==> flow/design.v <==
module finalproject(clk, rst, rows, LEDs, columns, signalout, ss1, ss2, ss3, ss4, ss5, ss6);
input [3:0] rows;  
input clk;  
input rst;  
output [9:0] LEDs;  
output [3:0] columns;  
output signalout;  
output [6:0] ss1, ss2, ss3, ss4, ss5, ss6;  
wire [31:0] countlow, counthigh;  
keypadwithtones kwt(.rows(rows), .clk(clk), .rst(rst), .LEDs(LEDs), .columns(columns), .countlow(countlow), .counthigh(counthigh));
rotatingdisplay rd(.clk(clk), .rst(rst), .ss1(ss1), .ss2(ss2), .ss3(ss3), .ss4(ss4), .ss5(ss5), .ss6(ss6));
toneprocessor tp(.clk(clk), .rst(rst), .countlow(countlow), .counthigh(counthigh), .signalout(signalout));
endmodule
module keypadwithtones(rows, clk, rst, LEDs, columns, countlow, counthigh);
input [3:0] rows; 
input clk;
input rst;
output [9:0] LEDs;
reg [9:0] LEDs;
output [3:0] columns;
reg [3:0] columns;
reg[2:0] progress, colprogress;   
reg [3:0] val1, val2;  
reg [15:0] button1, button2;  
reg [31:0] counter;  
output [31:0] countlow, counthigh;
reg [31:0] countlow, counthigh;
always @(posedge clk) begin  
if (rst) begin
LEDs = 10'b00_0000_0000;   
progress = 3'b000;  
colprogress = 3'b000;  
counter = 0;  
columns = 4'b1110;  
val1 = 4'b0000;
val2 = 4'b0000;
button1 = 16'h0000;
button2 = 16'h0000;
countlow = 1136;  
counthigh = 2272;
end else begin
case(progress) 
3'b000: begin  
case(columns)  
4'b1110: begin 
val1 = ~rows;  
button1 = val1;
columns = 4'b1101;  
end
4'b1101: begin
val1 = ~rows;  
button1 = button1 << 4;  
button1 = button1 + val1;  
columns = 4'b1011;  
end
4'b1011: begin 
val1 = ~rows;  
button1 = button1 << 4;  
button1 = button1 + val1;  
columns = 4'b0111;  
end
4'b0111: begin
val1 = ~rows;  
button1 = button1 << 4;  
button1 = button1 + val1;  
columns = 4'b1110;  
progress = 3'b001;  
end
endcase
end
3'b001: begin   
counter = counter + 1'b1;
if (counter >= 500) begin   
case(columns)  
4'b1110: begin
val2 = ~rows;
button2 = val2;
columns = 4'b1101;
end
4'b1101: begin
val2 = ~rows;
button2 = button2 << 4;
button2 = button2 + val2;
columns = 4'b1011;
end
4'b1011: begin
val2 = ~rows;
button2 = button2 << 4;
button2 = button2 + val2;
columns = 4'b0111;
end
4'b0111: begin
val2 = ~rows;
button2 = button2 << 4;
button2 = button2 + val2;
columns = 4'b1110;
counter = 0;
progress = 3'b010;
end
endcase
end
end
3'b010: begin   
if ((button1 == button2) && (button1 != 16'h0000)) begin  
case(button1)  
	16'h80: begin  
	countlow = 1136;
   counthigh = 2272;
	end
	16'h1: begin  
	LEDs = LEDs + 1'b1;
	countlow = 47755;
	counthigh = 95510;
	end
	16'h10: begin  
	LEDs = LEDs + 2'b10;
		countlow = 42565;
		counthigh = 85131;
	end
	16'h100: begin  
	LEDs = LEDs + 2'b11;
		countlow = 37921;
		counthigh = 75842;
	end
	16'h2: begin  
	LEDs = LEDs + 3'b100;
	countlow = 35803;
   counthigh = 71606;
	end
	16'h20: begin  
	LEDs = LEDs + 3'b101;
		countlow = 31888;
		counthigh = 63776;
	end
	16'h200: begin  
	LEDs = LEDs + 3'b110;
		countlow = 28409;
		counthigh = 56818;
	end
	16'h4: begin  
	LEDs = LEDs + 3'b111;
		countlow = 25390;
		counthigh = 50619;
	end
	16'h40: begin  
	LEDs = LEDs + 4'b1000;
		countlow = 23889;
		counthigh = 47778;
	end
	16'h400: begin  
	LEDs = LEDs + 4'b1001;
		countlow = 21282;
		counthigh = 42564;
	end
	16'h1000: begin  
	LEDs = LEDs + 4'b1010;
		countlow = 18960;
		counthigh = 37921;
	end
	16'h2000: begin  
	LEDs = LEDs + 4'b1011;
		countlow = 17896;
		counthigh = 35793;
	end
	16'h4000: begin  
	LEDs = LEDs + 4'b1100;
		countlow = 15943;
		counthigh = 31887;
	end
	16'h8000: begin  
	LEDs = LEDs + 4'b1101;
		countlow = 14204;
		counthigh = 28409;
	end
	16'h8: begin  
	LEDs = LEDs + 4'b1110;
		countlow = 12651;
		counthigh = 25303;
	end
	16'h800: begin  
	LEDs = LEDs + 4'b1111;
		countlow = 11944;
		counthigh = 23889;
	end
	endcase
progress = 3'b011;  
end else progress = 3'b000;  
end
3'b011: begin
counter = counter + 1'b1;
if (counter >= 5000) begin  
case(columns)  
4'b1110: begin
val2 = ~rows;
button2 = val2;
columns = 4'b1101;
end
4'b1101: begin
val2 = ~rows;
button2 = button2 << 4;
button2 = button2 + val2;
columns = 4'b1011;
end
4'b1011: begin
val2 = ~rows;
button2 = button2 << 4;
button2 = button2 + val2;
columns = 4'b0111;
end
4'b0111: begin
val2 = ~rows;
button2 = button2 << 4;
button2 = button2 + val2;
columns = 4'b1110;
counter = 0;
progress = 3'b100;
end
endcase
end
end
3'b100: begin
if (button2 == 16'h0000) begin  
progress = 3'b000;  
countlow = 1136;  
counthigh = 2272;
end else progress = 3'b011;  
end
endcase 
end
end
endmodule 
module toneprocessor(clk, rst, countlow, counthigh, signalout);
output signalout;
reg signalout;
input clk;
input rst;
input [31:0] countlow, counthigh;
reg [31:0] onesecond, mycounter;
reg [3:0] progress;
always@(posedge clk) begin
if (rst) begin
signalout=0;  
onesecond = 100000000;  
mycounter = 0;  
progress = 4'b0000;  
end else begin
case(progress)
default: begin              
			end
4'b0000: begin
	mycounter = mycounter + 1'b1;  
	if (mycounter < countlow) begin  
	signalout = 0;  
	end
	else begin
	progress = 4'b0001;  
	end
end
4'b0001: begin
	mycounter = mycounter + 1'b1;  
	if ((mycounter >= countlow) && (mycounter < counthigh)) begin 
	signalout = 1;  
	end
	else begin
	progress = 4'b0010;  
	end
end
4'b0010: begin
	mycounter = mycounter + 1'b1;  
	if (mycounter >= counthigh) begin  
	signalout = 0;  
	mycounter = 0;  
	end
	else begin
	progress = 4'b0000;  
	end
end
endcase
end
end
endmodule 
module rotatingdisplay(clk, rst, ss1, ss2, ss3, ss4, ss5, ss6);
input clk;  
input rst;
output reg [6:0] ss1, ss2, ss3, ss4, ss5, ss6;  
reg [31:0] counter;  
reg [6:0] g,e,r1,r2,i,f1,o,x,f2,a,l1,l2,two1,zero1,two2,zero2,start;  
always @(posedge clk) begin  
if (rst) begin
counter = 0;
start = 7'b0000000;
ss1 = 7'hFF;
ss2 = 7'hFF;
ss3 = 7'hFF;
ss4 = 7'hFF;
ss5 = 7'hFF;
ss6 = 7'hFF;
g = 7'b0010000;
e = 7'b0000110;
r1 = 7'b1001110;
r2 = 7'b1001110;
i = 7'b1111001;
f1 = 7'b0001110;
o = 7'b1000000;
x = 7'b0001001;
f2 = 7'b0001110;
a = 7'b0001000;
l1 = 7'b1000111;
l2 = 7'b1000111;
two1 = 7'b0100100;
zero1 = 7'b1000000;
two2 = 7'b0100100;
zero2 = 7'b1000000;
end else begin
counter = counter + 1'b1;
if (counter >= 50000) begin  
counter = 0;  
ss6 = ss5;
ss5 = ss4;
ss4 = ss3;
ss3 = ss2;
ss2 = ss1;
ss1 = g;  
start = g;
g = e;
e = r1;
r1 = r2;
r2 = i;
i = f1;
f1 = o;
o = x;
x = f2;
f2 = a;
a = l1;
l1 = l2;
l2 = two1;
two1 = zero1;
zero1 = two2;
two2 = zero2;
zero2 = start;
end
end
end
endmodule
Reports on finalproject
What the tools print for finalproject, step after step.
Line numbers count from 1 in the design file above.
Operators: Yosys type, input widths -> output width; for muxes data width and select width s.
Library cell names are shortened.
{"block": "inputs", "design": "finalproject", "clk_port": "clk", "lib": "sky130hd", "corner": "tt_025C_1v80"}

Word level
Counts by Yosys on the flattened word-level netlist (proc, flatten, opt, wreduce; memories kept). Register bits leave out memories and registers merged into their read ports (data or address). Print and check cells are left out.
{"block": "word_totals", "word_cells": 168, "in_bits": 6, "ff_bits": 368, "output_inout_bits": 57}
{"block": "op_classes", "compare": 7, "n_reduce_logical": 25, "eq_ne": 41, "addsub": 20, "logic": 1, "muxes": 40}
{"block": "op_table", "operator": "$pmux 32 s16", "n": 2}
{"block": "op_table", "operator": "$pmux 32 s2", "n": 4}
{"block": "op_table", "operator": "$mux 32", "n": 8}
{"block": "op_table", "operator": "$pmux 10 s15", "n": 1}
{"block": "op_table", "operator": "$add 32x1->32 const B", "n": 3}
{"block": "op_table", "operator": "$pmux 16 s2", "n": 3}
{"block": "op_table", "operator": "$add 10x4->10 const B", "n": 8}
{"block": "op_table", "operator": "$ge 32x32->1", "n": 2}
{"block": "op_table", "operator": "$lt 32x32->1", "n": 2}
{"block": "op_table", "operator": "$add 10x3->10 const B", "n": 4}
{"block": "op_table", "operator": "$add 16x4->16", "n": 2}
{"block": "op_table", "operator": "$ge 32x13->1 const B", "n": 1}
{"block": "op_table", "operator": "$ge 32x16->1 const B", "n": 1}
{"block": "op_table", "operator": "$ge 32x9->1 const B", "n": 1}
{"block": "op_table", "operator": "$mux 16", "n": 2}
{"block": "op_table", "operator": "$pmux 4 s3", "n": 2}
{"block": "op_table", "operator": "$add 10x2->10 const B", "n": 2}
{"block": "op_table", "operator": "$ne 2x1->1 const B", "n": 10}
{"block": "op_table", "operator": "$mux 4", "n": 5}
{"block": "op_table", "operator": "$ne 17x1->1 const B", "n": 1}
{"block": "op_table", "operator": "$eq 16x1->1 const B", "n": 1}
{"block": "op_table", "operator": "$eq 16x10->1 const B", "n": 1}
{"block": "op_table", "operator": "$eq 16x11->1 const B", "n": 1}
{"block": "op_table", "operator": "$eq 16x12->1 const B", "n": 1}
{"block": "op_table", "operator": "$eq 16x13->1 const B", "n": 1}
{"block": "op_table", "operator": "$eq 16x14->1 const B", "n": 1}
{"block": "op_table", "operator": "$eq 16x15->1 const B", "n": 1}
{"block": "op_table", "operator": "$eq 16x16->1", "n": 1}
Other operator kinds: 40; their cells: 62.

Longest topological paths
Depth = most cells in a row (Yosys ltp): at word level without a register or memory, in the mapped netlist without a sequential cell, where the memories' decode and read muxes count.
{"block": "depth", "ltp_word": 5, "abc_area": 0, "depth_mapped": 17, "ltp_nobuf": 15}

After synthesis
The flow's flattened synthesis, as Yosys stat reports it; memories are mapped. The netlist is that of the ABC_AREA named above (0 if unset); the other value can give another one.
{"block": "by_type", "type": "dfxtp_1", "n": 328, "area_total_um2": 6.57E+03}
{"block": "by_type", "type": "mux2i_1", "n": 108, "area_total_um2": 1.08E+03}
{"block": "by_type", "type": "nor2_1", "n": 234, "area_total_um2": 878.342}
{"block": "by_type", "type": "nand3_1", "n": 146, "area_total_um2": 730.701}
{"block": "by_type", "type": "nand2_1", "n": 192, "area_total_um2": 720.691}
{"block": "by_type", "type": "xnor2_1", "n": 66, "area_total_um2": 578.054}
{"block": "by_type", "type": "ha_1", "n": 45, "area_total_um2": 563.04}
{"block": "by_type", "type": "a21oi_1", "n": 100, "area_total_um2": 500.48}
{"block": "by_type", "type": "o21ai_0", "n": 82, "area_total_um2": 410.394}
{"block": "by_type", "type": "xor2_1", "n": 46, "area_total_um2": 402.886}
{"block": "by_type", "type": "clkbuf_1", "n": 99, "area_total_um2": 371.606}
{"block": "by_type", "type": "nand4_1", "n": 49, "area_total_um2": 306.544}
{"block": "by_type", "type": "nor3_1", "n": 57, "area_total_um2": 285.274}
{"block": "by_type", "type": "nor4_1", "n": 36, "area_total_um2": 225.216}
{"block": "by_type", "type": "inv_1", "n": 54, "area_total_um2": 202.694}
{"block": "by_type", "type": "a31oi_1", "n": 25, "area_total_um2": 156.4}
{"block": "by_type", "type": "and3_1", "n": 22, "area_total_um2": 137.632}
{"block": "by_type", "type": "a22oi_1", "n": 17, "area_total_um2": 127.622}
Other cell types: 63; their cells: 310.
{"block": "mapped", "seqArea_um2": 6566.3, "mapped_area_um2": 16648.5, "ffs": 328, "mapped_cells": 2016, "n_buf": 139}
The figures by module come from a second, unflattened synthesis with its own total; it is not the netlist above.
{"block": "hier_totals", "hier_cells": 2144, "area_unflattened_um2": 18207.5}
Each row is one instance without its submodules.
{"block": "by_module", "module": "rotatingdisplay", "n_cells": 739, "area_um2": 7502.2, "n_inst": 1}
{"block": "by_module", "module": "keypadwithtones", "n_cells": 908, "area_um2": 7035.5, "n_inst": 1}
{"block": "by_module", "module": "toneprocessor", "n_cells": 497, "area_um2": 3669.8, "n_inst": 1}
{"block": "by_module", "module": "finalproject", "n_cells": 0, "area_um2": 0.0, "n_inst": 1}

Worst setup path after synthesis
OpenSTA on the mapped netlist: ideal clock, no wires. The path of least setup slack (recovery checks aside). Input and output delay are each 20% of the period. Register names are those of the netlist, which keeps one name where synthesis merged equal registers.
{"block": "synth_path", "path_kind": "register to register", "start": "register tp.mycounter[0]", "end": "register tp.mycounter[21]", "tclk_ns": 10.0, "delay_ns": 3.640, "setup_ns": 0.074, "arrival_ns": 3.566, "path_slack_ns": 6.359, "n_path_buf": 2, "path_stages": 17, "synth_period_reached_ns": 3.641}
"delay_ns" = arrival - input delay + setup time.
"path_stages": output pins that drive a net of the path, with the launching flip-flop's if there is one; two outputs of one cell count as two.
"synth_period_reached_ns" is the clock period less the worst setup slack; recovery checks do not enter. This is arithmetic on one report: input and output delays are still those of the set period (20% each).
The rows between start and end are the longest chain of elaborated cells between them; the timing report does not say that the signal goes this way. Where chains are equally long, one stands for them.
Each line given opens the expression or statement behind the cell; cells for indexed reads and writes are added by Yosys, which also makes memories of some case tables.
At most two assigning lines are given for a register; there are more.
{"block": "synth_via", "cell_sequence": "dfxtp_1 ha_1 nand3_1 or3_1 clkbuf_1 nor2_1 xor2_1 ha_1 o21ai_0 a21oi_1 a221o_1 nand2_1 nand3_1 o31ai_1 clkbuf_1 nand3_1 a31oi_1", "elab_chain_len": 4, "cone_cells": 4, "cone_classes": "add/sub: 1; compare: 1; mux: 2"}
{"block": "synth_rtl", "element": "start, declared", "line": 238, "text": "reg [31:0] onesecond, mycounter;"}
{"block": "synth_rtl", "element": "start, assigned", "line": 251, "text": "mycounter = mycounter + 1'b1;"}
{"block": "synth_rtl", "element": "start, assigned", "line": 260, "text": "mycounter = mycounter + 1'b1;"}
{"block": "synth_rtl", "element": "$add 32x1->32", "line": 269, "text": "mycounter = mycounter + 1'b1;"}
{"block": "synth_rtl", "element": "$ge 32x32->1", "line": 270, "text": "if (mycounter >= counthigh) begin"}
{"block": "synth_rtl", "element": "$mux 32", "line": 270}
{"block": "synth_rtl", "element": "$pmux 32 s2", "line": 247, "text": "case(progress)"}
{"block": "synth_rtl", "element": "end, assigned", "line": 251}
{"block": "synth_rtl", "element": "end, assigned", "line": 260}
{"block": "synth_rtl", "element": "end, declared", "line": 238}

Path in the finished layout
Path of least setup slack in the final report of job 1 (OpenROAD, finished layout, wires in). Where an end is a register, its clock arrival counts in the times.
{"block": "layout_path", "path_kind": "register to register", "start": "register tp.mycounter[0]", "end": "register tp.mycounter[3]", "path_slack_ns": 4.57, "setup_ns": 0.11, "path_stages": 17, "tclk_ns": 10.0, "arrival_ns": 5.91, "n_path_buf": 2}
The rows between start and end are the longest chain of elaborated cells between them; the timing report does not say that the signal goes this way. Where chains are equally long, one stands for them.
At most two assigning lines are given for a register; there are more.
{"block": "layout_via", "cell_sequence": "dfxtp_1 ha_1 nand3_1 or3_1 clkbuf_1 nor2_1 xor2_1 ha_1 o21ai_0 a21oi_1 a221o_1 nand2_1 nand3_1 o31ai_1 clkbuf_1 nand3_1 a21oi_1", "elab_chain_len": 4, "cone_cells": 4, "cone_classes": "add/sub: 1; compare: 1; mux: 2"}
{"block": "layout_rtl", "element": "start, declared", "line": 238, "text": "reg [31:0] onesecond, mycounter;"}
{"block": "layout_rtl", "element": "start, assigned", "line": 251, "text": "mycounter = mycounter + 1'b1;"}
{"block": "layout_rtl", "element": "start, assigned", "line": 260, "text": "mycounter = mycounter + 1'b1;"}
{"block": "layout_rtl", "element": "$add 32x1->32", "line": 269, "text": "mycounter = mycounter + 1'b1;"}
{"block": "layout_rtl", "element": "$ge 32x32->1", "line": 270, "text": "if (mycounter >= counthigh) begin"}
{"block": "layout_rtl", "element": "$mux 32", "line": 270}
{"block": "layout_rtl", "element": "$pmux 32 s2", "line": 247, "text": "case(progress)"}
{"block": "layout_rtl", "element": "end, assigned", "line": 251}
{"block": "layout_rtl", "element": "end, assigned", "line": 260}
{"block": "layout_rtl", "element": "end, declared", "line": 238}

# Flow runs of finalproject

finalproject through Yosys and OpenROAD on sky130hd: 3 stored runs, unordered, with their settings and measured results. The constraints put input and output delay at 20% of the set period each and load the outputs with 0.01 pF.
"achieved_clock_period_ns": clock period set for the run, less the worst setup slack. It is reckoned from that one timing run; input and output delays stay at 20% of the period that was set.
"worst_setup_path_time_ns" means the part of the period allowed to the worst setup path (the constraints hold back 20% at inputs and 20% at outputs) less its slack; where the path has registers, the arrival times of their clocks count too.
"design_power_mw": no workload was simulated; the value follows from the tool's default switching activity.

{"run": "job 1", "settings": { "CELL_PAD_IN_SITES_DETAIL_PLACEMENT": 2, "CORE_UTILIZATION": 18, "CTS_CLUSTER_SIZE": 36, "GPL_TIMING_DRIVEN": 0, "MAX_ROUTING_LAYER": "met4", "period_ns": 10.0, "CAP_MARGIN": 20, "CORE_MARGIN": 2, "SLEW_MARGIN": 20 }, "results": { "synth_area_um2": 16648.5, "die_um2": 94941.0, "layout_stdcell_area_um2": 20294.5, "final_util_frac": 0.221, "worst_setup_slack_ns": 4.572, "setupTns_ns": 0.000, "timing.hold.ws_ns": 0.486, "design_power_mw": 3.690, "achieved_clock_period_ns": 5.428, "worst_setup_path_time_ns": 5.43, "critical_path_type": "register to register" }}
{"run": "job 2", "settings": { "ABC_AREA": 1, "CORE_UTILIZATION": 40, "period_ns": 2.95, "CAP_MARGIN": 20, "CORE_MARGIN": 2, "SLEW_MARGIN": 20 }, "results": { "synth_area_um2": 18330.1, "die_um2": 47554.5, "layout_stdcell_area_um2": 22024.9, "final_util_frac": 0.486, "worst_setup_slack_ns": 0.104, "setupTns_ns": 0.000, "timing.hold.ws_ns": 0.446, "design_power_mw": 12.059, "achieved_clock_period_ns": 2.846, "worst_setup_path_time_ns": 2.85, "critical_path_type": "register to register" }}
{"run": "job 3", "settings": { "ABC_AREA": 1, "CELL_PAD_IN_SITES_DETAIL_PLACEMENT": 1, "CELL_PAD_IN_SITES_GLOBAL_PLACEMENT": 1, "CORE_ASPECT_RATIO": 1.92, "CORE_MARGIN": 8, "CORE_UTILIZATION": 40, "CTS_CLUSTER_DIAMETER": 299, "GPL_ROUTABILITY_DRIVEN": 1, "HOLD_SLACK_MARGIN": 0.08, "PLACE_DENSITY": 0.49, "period_ns": 3.09, "CAP_MARGIN": 20, "SLEW_MARGIN": 20 }, "results": { "synth_area_um2": 18330.1, "die_um2": 53298.6, "layout_stdcell_area_um2": 21697.1, "final_util_frac": 0.479, "worst_setup_slack_ns": 0.096, "setupTns_ns": 0.000, "timing.hold.ws_ns": 0.455, "design_power_mw": 11.225, "achieved_clock_period_ns": 2.994, "worst_setup_path_time_ns": 2.99, "critical_path_type": "register to register" }}
